==> flow/design.v <==
`timescale 1ns/1ns
module adder_1(input[11:0] a ,output[11:0] out);
	wire[11:0] b = 12'b000000000001;
	assign out = a + b;
endmodule
module adder(input[11:0] a , b , output[11:0] out);
	assign out = a + b ;
endmodule
`timescale 1ns/1ns
module alu(input[2:0] fun , input[7:0] a,b ,input cin , output logic[7:0] out , output logic zero,cout);
	always @(fun,a,b,cin)begin
    cout = 1'b0;
    case(fun)
      3'b000 : {cout,out} = a + b ;
      3'b001 : {cout,out} = a + b + cin;
      3'b010 : {cout,out} = a - b;
		  3'b011 : {cout,out} = a - b + cin;
		  3'b100 : out = a & b;
		  3'b101 : out = a | b;
		  3'b110 : out = a ^ b;
		  3'b111 : out = ~(a & b);
    endcase
	end
  assign zero = (out == 8'b0) ? 1 : 0;
endmodule
module controller(input[5:0] code,input ze,c,rst,output reg pop,push,memorywrite,memoryread,writeReg,selRR2,selALU2,selpc,ldz,ldc,selz,selc,output reg [1:0] selWD,selRet,output reg [2:0]ALUfn);
  always @(ze,c,code,rst)begin
    pop <= 1'b0;
    push <= 1'b0;
    memorywrite <= 1'b0;
    memoryread <= 1'b0;
    writeReg<= 1'b0;
    selRR2<= 1'b0;
    selALU2<= 1'b0;
    selRet<= 2'b00;
    selpc<= 1'b0;
    ldz<= 1'b0;
    ldc<= 1'b0;
    selz <= 1'b0;
    selc <= 1'b0;
    selWD<= 2'b00;
    ALUfn <= 3'b000;
    if (~rst)begin
    if (code[5:4] == 2'b00) begin
      ALUfn <= code[3:1];
      ldz <= 1'b1;
      ldc <= 1'b1;
      selALU2 <= 1'b1;
      writeReg <= 1'b1;
    end
    if (code [5:4] == 2'b01) begin
      ALUfn <= code[3:1];
      ldz <= 1'b1;
      ldc <= 1'b1;
      writeReg <= 1'b1;
    end
    if (code[5:3] == 3'b110) begin
      selz <= 1'b1;
      selc <= 1'b1;
      ldz <= 1'b1;
      ldc <= 1'b1;
      selWD <= 2'b10;
      writeReg <= 1'b1;
    end
    if (code[5:3] == 3'b100) begin
      selRR2 <= 1'b1;
      ALUfn <= 3'b000;
      if (code [2:1] == 2'b00) begin
        memoryread <= 1'b1;
        selWD<= 2'b01;
        writeReg <= 1'b1;
      end
      if (code [2:1] == 2'b01)begin
        memorywrite<= 1'b1;
      end
    end
    if (code[5:3] == 3'b101) begin
      case(code[2:1])
        2'b00 : selpc <= ze?1:0;
        2'b01 : selpc <= ze?0:1;
        2'b10 : selpc <= c?1:0;
        2'b11 : selpc <= c?0:1;
      endcase
    end
    if (code[5:2] == 4'b1110)begin
      selRet <= 2'b10;
      selpc <= 1'b1;
      if (code[1] == 1'b1)
        push <= 1'b1;
    end
    if (code[5:0] == 6'b111100) begin
      pop <= 1'b1;
      selRet <=2'b01;
    end
    end
  end
endmodule
`timescale 1ns / 1ns
module signExtender(extend, extended );
	input[7:0] extend;
	output[11:0] extended;
	assign extended[7:0] = extend[7:0];
	assign extended[11:8] = {4{extend[7]}};
endmodule
module ff(input in,ld,clk,rst,output logic out);
  always@(posedge clk,posedge rst) begin
    if(rst)
      out <= 1'b0;
    else if(ld)
      out <= in;
  end
endmodule
`timescale 1ns/1ns
module mux2_12(input[11:0] a , b ,input sel , output[11:0] out);
	assign out = (sel) ? b : a ;
endmodule
module mux2_8(input[7:0] a , b , input sel , output[7:0] out);
	assign out = (sel) ? b : a ;
endmodule
module mux2_3(input[2:0] a , b , input sel , output[2:0] out);
	assign out = (sel) ? b : a ;
endmodule
module mux2_1(input a , b , input sel , output out);
	assign out = (sel) ? b : a ;
endmodule
module mux3(input[7:0] a , b , c,input[1:0] sel,output[7:0] out);
  assign out = (sel == 2'b00)?a:(sel == 2'b01)? b:c;
endmodule
module mux3_12(input[11:0] a , b , c,input[1:0] sel,output[11:0] out);
  assign out = (sel == 2'b00)?a:(sel == 2'b01)? b:c;
endmodule
module pc(input[11:0] in,input clk,rst,output logic[11:0] pc);
  always@(posedge clk,posedge rst)begin
    if (rst)
      pc <= 12'b0;
    else
      pc <= in;
  end
endmodule
module registerFile(input[2:0] RR1,RR2,WR,input[7:0] WD,input W,clk,rst,output logic [7:0] RD1,RD2);
  logic[7:0][7:0] registers;
  assign RD1 = registers[RR1];
  assign RD2 = registers[RR2];
  always @(posedge clk,posedge rst)begin
    if (rst)
      registers <= '0;
    else if (W)
      registers[WR] <= WD;
  end
endmodule
`timescale 1ns/1ns
module shiftReg(input[7:0] Data,input[2:0]sc,input[1:0]fn,output logic[7:0] out,output logic c,z);
  logic [15:0] rotl, rotr;
  assign rotl = {Data, Data} << sc;
  assign rotr = {Data, Data} >> sc;
  always@(*)begin
    c = 1'b0;
    case (fn)
      2'b00 : begin
        out = Data << sc;
        if (sc != 3'd0) c = Data[3'd0 - sc];
      end
      2'b01 : begin
        out = Data >> sc;
        if (sc != 3'd0) c = Data[sc - 3'd1];
      end
      2'b10 : out = rotl[15:8];
      default : out = rotr[7:0];
    endcase
  end
  assign z = out?0:1;
endmodule
module stack(input[11:0] in,input push,pop,clk,rst,output logic[11:0] out);
  logic[7:0][11:0] memory;
  assign out = memory[0];
  always@(posedge clk,posedge rst)begin
    if (rst)
      memory <= '0;
    else begin
      if(pop)begin
        for (int i=1; i<8; i++)begin
          memory[i-1] <= memory[i];
        end
        memory[7] <= 12'b0;
      end
      else if (push)begin
        for (int i=0; i<7; i++)begin
          memory[7-i] <= memory[6-i];
        end
        memory[0] <= in;
      end
    end
  end
endmodule
module datapath(input pop,push,memorywrite,memoryread,writeReg,selRR2,selALU2,selpc,ldz,ldc,selz,selc,input [1:0] selWD,selRet,input  [2:0]ALUfn,input clk,rst, output ze,c,output [5:0] code,
                output [11:0] imem_addr, input [18:0] imem_data, output [7:0] dmem_addr, dmem_wdata, input [7:0] dmem_rdata);
  wire [11:0] pc_1 , ret;
  stack Stack(pc_1,push,pop,clk,rst,ret);
  wire[11:0] f_pc,next_pc;
  wire [18:0] ins;
  mux3_12 pc_ret(f_pc , ret , ins[11:0] , selRet ,next_pc);
  wire[11:0] pc;
  pc PC(next_pc ,clk,rst,pc);
  assign imem_addr = pc;
  assign ins = imem_data;
  wire [11:0]extended;
  signExtender Ex(ins[7:0], extended );
  adder_1 In(pc ,pc_1);
  wire[11:0] apc;
  adder Add(pc_1 , extended , apc);
  mux2_12 pc1_apc(pc_1 , apc , selpc , f_pc);
  wire [2:0] RR2;
  mux2_3 sel_RR2(ins[7:5] , ins[13:11] , selRR2, RR2);
  wire [7:0] Out,RD,ALUOut,WD;
  mux3 sel_WD( ALUOut,RD,Out, selWD,WD);
  wire[7:0] RD1,RD2;
  registerFile RF(ins[10:8],RR2,ins[13:11],WD,writeReg,clk,rst,RD1,RD2);
  wire[7:0] ALU2;
  mux2_8 sel_ALU2(ins[7:0] , RD2, selALU2,ALU2);
  wire zero,carry;
  alu Alu(ALUfn ,RD1,ALU2 ,c ,ALUOut ,zero,carry);
  wire shc,shz;
  shiftReg Shr(RD1,ins[7:5],ins[15:14],Out,shc,shz);
  wire ff1;
  mux2_1 sel_z(zero,shz,selz , ff1);
  ff ff_z(ff1,ldz,clk,rst,ze);
  wire ff2;
  mux2_1 sel_c(carry,shc,selc , ff2);
  ff ff_c(ff2,ldc,clk,rst,c);
  assign dmem_addr = ALUOut;
  assign dmem_wdata = RD2;
  assign RD = dmem_rdata;
  assign code = ins[18:13];
endmodule
`timescale 1ns/1ns
module CPU(input clk,rst,
           output [11:0] imem_addr, input [18:0] imem_data,
           output [7:0] dmem_addr, dmem_wdata, output dmem_we, dmem_re, input [7:0] dmem_rdata);
  wire pop,push,memorywrite,memoryread,writeReg,selRR2,selALU2,selpc,ldz,ldc,selz,selc;
  wire[1:0] selWD,selRet;
  wire[2:0] ALUfn;
  wire ze,c;
  wire[5:0] code;
  datapath dp(pop,push,memorywrite,memoryread,writeReg,selRR2,selALU2,selpc,ldz,ldc,selz,selc,selWD,selRet,ALUfn,clk,rst, ze,c,code,
              imem_addr, imem_data, dmem_addr, dmem_wdata, dmem_rdata);
  controller cl( code, ze,c,rst, pop,push,memorywrite,memoryread,writeReg,selRR2,selALU2,selpc,ldz,ldc,selz,selc,selWD,selRet,ALUfn);
  assign dmem_we = memorywrite;
  assign dmem_re = memoryread;
endmodule
Tool chain data of CPU
What the tools print for CPU, step after step.
Lines are those of the file above, counted from 1.
Cell names lack the library's common part.
{ "setup": {"top": "CPU", "clock": "clk", "lib": "sky130hd", "lib_corner": "tt_025C_1v80"} }

After elaboration
Counts by Yosys on the flattened word-level netlist (proc, flatten, opt, wreduce; memories kept). Register bits leave out memories and registers merged into their read ports (data or address). Print and check cells are left out. Cells with the same type and inputs are merged into one.
{ "bits": {"reg_bits": 174, "wordCells": 134, "inputBits": 29, "output_inout_bits": 30} }
{ "op_classes": {"n_addsub": 9, "muxes": 75, "n_shift": 10, "reduce_logical": 10, "logic": 7, "eq_ne": 18} }
{ "ops": {"columns": ["cell", "count"], "rows": [
  ["2-to-1 mux 12 bit", 19],
  ["variable part select 64 x 7 -> 8 bit", 2],
  ["bitwise AND 64 bit", 1],
  ["OR 64 bit", 1],
  ["NOT 64 bit", 1],
  ["variable shift 8 x 33 -> 64 bit", 1],
  ["variable shift 8 x 33 -> 64 bit (first input constant)", 1],
  ["parallel mux 8 bit (select 8 bit)", 1],
  ["2-to-1 mux 1 bit", 36],
  ["negation 6 -> 33 bit", 1],
  ["parallel mux 8 bit (select 3 bit)", 1],
  ["2-to-1 mux 8 bit", 3],
  ["== test 3 bit (second input constant)", 7],
  ["adder 9 x 1 -> 9 bit", 2],
  ["<< shifter 16 x 3 -> 16 bit", 1],
  ["right shift 16 x 3 -> 8 bit", 1],
  ["variable part select 8 x 3 -> 1 bit", 2],
  ["2-to-1 mux 3 bit", 5],
  ["2-to-1 mux 2 bit", 7],
  ["adder 12 x 1 -> 12 bit (second input constant)", 1],
  ["adder 12 bit", 1],
  ["adder 8 x 8 -> 9 bit", 1],
  ["subtractor 8 x 8 -> 9 bit", 1],
  ["== test 2 x 1 -> 1 bit (second input constant)", 4],
  ["logical NOT 2 bit", 4],
  ["<< shifter 8 x 3 -> 8 bit", 1],
  ["right shift 8 x 3 -> 8 bit", 1],
  ["bitwise AND 8 bit", 1]
]} }
Other operator kinds: 19; their cells: 21.

Depth
Yosys ltp: most cells in a row. Word level: on the elaborated netlist, between registers, memories and ports. Mapped: between sequential cells and ports; inverters and the memories' decode and read muxes count.
{ "depth": {"ltp_word": 12, "abc_area": 0, "depth_mapped": 21, "depth_no_buf": 19} }

Netlist
Source: synth_stat.txt of the flow (Yosys; design flattened, memories mapped). It holds for the ABC_AREA given above (unset counts as 0); a run with the other value may have another netlist.
{ "mapped": {"buffers": 90, "cell_count": 1404, "seqArea_um2": 4354.2, "ff_cells": 174, "yosys_area_um2": 12866.1} }
{ "types": {"columns": ["cell_type", "count", "type_area_um2"], "rows": [
  ["dfrtp_1", 174, 4.35E+03],
  ["mux4_2", 48, 1.08E+03],
  ["mux2i_1", 78, 780.749],
  ["nand2_1", 173, 649.373],
  ["ha_1", 50, 625.6],
  ["nor2_1", 143, 536.765],
  ["o21ai_0", 97, 485.466],
  ["o22ai_1", 50, 312.8],
  ["clkbuf_1", 59, 221.462],
  ["a21oi_1", 44, 220.211],
  ["a22o_1", 25, 218.96],
  ["inv_1", 55, 206.448],
  ["xnor2_1", 20, 175.168],
  ["o31ai_1", 21, 157.651],
  ["nand3_1", 27, 135.13],
  ["xor2_1", 14, 122.618],
  ["o211ai_1", 16, 120.115],
  ["nor3_1", 23, 115.11]
]} }
Not listed: further types 80, cells in them 287.
By module: a second synthesis without flattening, with its own total; a netlist apart from the flattened one above.
{ "unflattened": {"hier_cells": 1331, "area_unflattened_um2": 13309.0} }
Each row is one instance without its submodules.
{ "modules": {"columns": ["mod", "mod_seq_area_um2", "mod_area_um2", "n_cells", "n_inst"], "rows": [
  ["stack", 2402.3, 4486.8, 416, 1],
  ["registerFile", 1601.5, 3644.7, 260, 1],
  ["alu", 0.0, 1759.2, 256, 1],
  ["shiftReg", 0.0, 1183.6, 149, 1],
  ["adder", 0.0, 503.0, 59, 1],
  ["pc", 300.3, 304.0, 13, 1],
  ["mux3_12", 0.0, 249.0, 39, 1],
  ["controller", 0.0, 205.2, 33, 1],
  ["adder_1", 0.0, 198.9, 29, 1],
  ["mux2_12", 0.0, 183.9, 13, 1],
  ["mux3", 0.0, 172.7, 26, 1],
  ["mux2_8", 0.0, 131.4, 9, 1],
  ["signExtender", 0.0, 90.1, 12, 1],
  ["ff", 25.0, 43.8, 3, 2]
]} }
Modules not listed: 4.

Worst setup path after synthesis
OpenSTA on the mapped netlist: ideal clock, no wires. The path of least setup slack (recovery checks aside). Input and output delay are each 20% of the period. Register names are those of the netlist, which keeps one name where synthesis merged equal registers.
{ "synth_timing": {"kind": "input-to-output", "from": "input rst", "to": "output dmem_addr[6]", "slack_ns": -0.807, "t_arrival_ns": 6.807, "output_delay_ns": 1.500, "stages": 9, "clock_period_ns": 7.5, "t_first_pin_ns": 1.500, "input_delay_ns": 1.500, "required_time_ns": 6.000, "n_path_buf": 1, "delay_ns": 5.307, "period_less_setup_slack_ns": 8.307} }
"delay_ns" is the arrival time less input delay plus setup time.
A path that ends at an output port has no setup time.
"stages" counts driving pins, that of a launching flip-flop among them; a cell with two outputs on the path counts twice.
"period_less_setup_slack_ns" is the clock period less the worst setup slack; recovery checks do not enter. This is arithmetic on one report: input and output delays are still those of the set period (20% each).
Between the ends stands the longest chain of elaborated cells between them, by number of cells; it is not shown to be the way that was timed. Of several equally long chains one is given.
A line is the first line of the expression or statement that the cell stems from. Yosys adds cells for indexed reads and writes and turns some case tables into memories.
{ "synth_via": {"cell_sequence": "clkbuf_1 -> inv_1 -> nand4b_1 -> nor2_1 -> and2_1 -> a211oi_1 -> a21oi_1 -> o21ai_1 -> inv_1", "elab_chain_len": 7, "cells_between": 23, "cone_classes": "4 x add/sub; 7 x eq/ne; 1 x shift; 6 x mux; 4 x logic; 1 x reduce/logical"} }
{ "synth_rtl": {"columns": ["element", "line_no", "source"], "rows": [
  ["start, declared", 236, "module CPU(input clk,rst,"],
  ["2-to-1 mux 1 bit", 43, "if (~rst)begin"],
  ["2-to-1 mux 3 bit", 121, "assign out = (sel) ? b : a ;"],
  ["variable part select 64 x 7 -> 8 bit", 143, "assign RD2 = registers[RR2];"],
  ["2-to-1 mux 8 bit", 118, "assign out = (sel) ? b : a ;"],
  ["subtractor 8 x 8 -> 9 bit", 17, "3'b011 : {cout,out} = a - b + cin;"],
  ["adder 9 x 1 -> 9 bit", 17, null],
  ["parallel mux 8 bit (select 8 bit)", 13, "case(fun)"],
  ["end, declared", 238, "output [7:0] dmem_addr, dmem_wdata, output dmem_we, dmem_re, input [7:0] dmem_rdata);"]
]} }

Worst path after layout
Path of least setup slack in the final report of record 1 (OpenROAD, finished layout, wires in). Where an end is a register, its clock arrival counts in the times.
{ "layout_timing": {"kind": "input-to-output", "from": "input imem_data[16]", "to": "output dmem_addr[7]", "clock_period_ns": 7.36, "stages": 20, "slack_ns": 0.15, "t_first_pin_ns": 1.47, "output_delay_ns": 1.47, "n_path_buf": 5, "required_time_ns": 5.89, "t_arrival_ns": 5.73, "input_delay_ns": 1.47} }
Between the ends stands the longest chain of elaborated cells between them, by number of cells; it is not shown to be the way that was timed. Of several equally long chains one is given.
{ "layout_via": {"cell_sequence": "clkbuf_2 -> nor4b_4 -> buf_6 -> nor2_2 -> a21oi_4 -> buf_4 -> mux4_2 -> mux2i_1 -> buf_4 -> a21o_4 -> ha_4 -> o21ba_4 -> or4_4 -> a311o_1 -> nor2b_1 -> xnor3_1 -> o211ai_1 -> o221ai_2 -> inv_1 -> buf_2", "elab_chain_len": 9, "cells_between": 27, "cone_classes": "4 x add/sub; 8 x eq/ne; 1 x shift; 9 x mux; 4 x logic; 1 x reduce/logical"} }
{ "layout_rtl": {"columns": ["element", "line_no", "source"], "rows": [
  ["start, declared", 237, "output [11:0] imem_addr, input [18:0] imem_data,"],
  ["== test 3 bit", 65, "if (code[5:3] == 3'b100) begin"],
  ["2-to-1 mux 1 bit", 65, null],
  ["2-to-1 mux 1 bit", 43, "if (~rst)begin"],
  ["2-to-1 mux 3 bit", 121, "assign out = (sel) ? b : a ;"],
  ["variable part select 64 x 7 -> 8 bit", 143, "assign RD2 = registers[RR2];"],
  ["2-to-1 mux 8 bit", 118, "assign out = (sel) ? b : a ;"],
  ["subtractor 8 x 8 -> 9 bit", 17, "3'b011 : {cout,out} = a - b + cin;"],
  ["adder 9 x 1 -> 9 bit", 17, null],
  ["parallel mux 8 bit (select 8 bit)", 13, "case(fun)"],
  ["end, declared", 238, "output [7:0] dmem_addr, dmem_wdata, output dmem_we, dmem_re, input [7:0] dmem_rdata);"]
]} }

Subject: flow runs of CPU

Hi,

Measured results for CPU: 3 stored runs of the Yosys and OpenROAD flow on sky130hd. The settings differ; the order carries no meaning. The constraints put input and output delay at 20% of the set period each and load the outputs with 0.01 pF.
"period_reached_ns" is the run's clock period less its worst setup slack. It is reckoned from that one timing run; input and output delays stay at 20% of the period that was set.
By "worst_path_time_ns" is meant the share of the clock period that the worst setup path is allowed (20% is reserved at inputs, 20% at outputs), minus its slack. Clock arrival times at its registers enter into it.
"fin_power_mw" rests on the timing tool's default activity at the inputs, not on a simulated workload.
[
  {
    "run": "record 1",
    "settings": { "CORE_UTILIZATION": 49, "period_ns": 7.36, "CAP_MARGIN": 20, "CORE_MARGIN": 2, "SLEW_MARGIN": 20 },
    "results": { "ws_setup_ns": 0.154, "setupTns_ns": 0.000, "die_footprint_um2": 27569.3, "worst_path_time_ns": 4.26, "critical_path_kind": "input-to-output", "cell_area_final_um2": 15785.1, "fin_hold_ws_ns": 0.492, "period_reached_ns": 7.206, "ys_area_um2": 12866.1, "fin_power_mw": 5.389, "utilization_pct": 60.9 }
  },
  {
    "run": "record 2",
    "settings": { "CAP_MARGIN": 35, "CORE_UTILIZATION": 23, "GPL_ROUTABILITY_DRIVEN": 0, "MAX_ROUTING_LAYER": "met4", "period_ns": 7.43, "CORE_MARGIN": 2, "SLEW_MARGIN": 20 },
    "results": { "ws_setup_ns": 0.099, "setupTns_ns": 0.000, "die_footprint_um2": 57847.5, "worst_path_time_ns": 4.36, "critical_path_kind": "input-to-output", "cell_area_final_um2": 16250.6, "fin_hold_ws_ns": 0.487, "period_reached_ns": 7.331, "ys_area_um2": 12866.1, "fin_power_mw": 5.279, "utilization_pct": 29.4 }
  },
  {
    "run": "record 3",
    "settings": { "CAP_MARGIN": 10, "CELL_PAD_IN_SITES_DETAIL_PLACEMENT": 0, "CELL_PAD_IN_SITES_GLOBAL_PLACEMENT": 3, "CORE_ASPECT_RATIO": 0.63, "CORE_UTILIZATION": 31, "CTS_CLUSTER_DIAMETER": 240, "GPL_ROUTABILITY_DRIVEN": 0, "GPL_TIMING_DRIVEN": 1, "HOLD_SLACK_MARGIN": 0.09, "MAX_ROUTING_LAYER": "met4", "MIN_ROUTING_LAYER": "met2", "SLEW_MARGIN": 20, "TNS_END_PERCENT": 35, "period_ns": 5.66, "CORE_MARGIN": 2 },
    "results": { "ws_setup_ns": -0.872, "setupTns_ns": -5.479, "die_footprint_um2": 43193.0, "worst_path_time_ns": 4.27, "critical_path_kind": "input-to-output", "cell_area_final_um2": 17413.0, "fin_hold_ws_ns": 0.478, "period_reached_ns": 6.532, "ys_area_um2": 12866.1, "fin_power_mw": 8.041, "utilization_pct": 42.3 }
  }
]

Regards
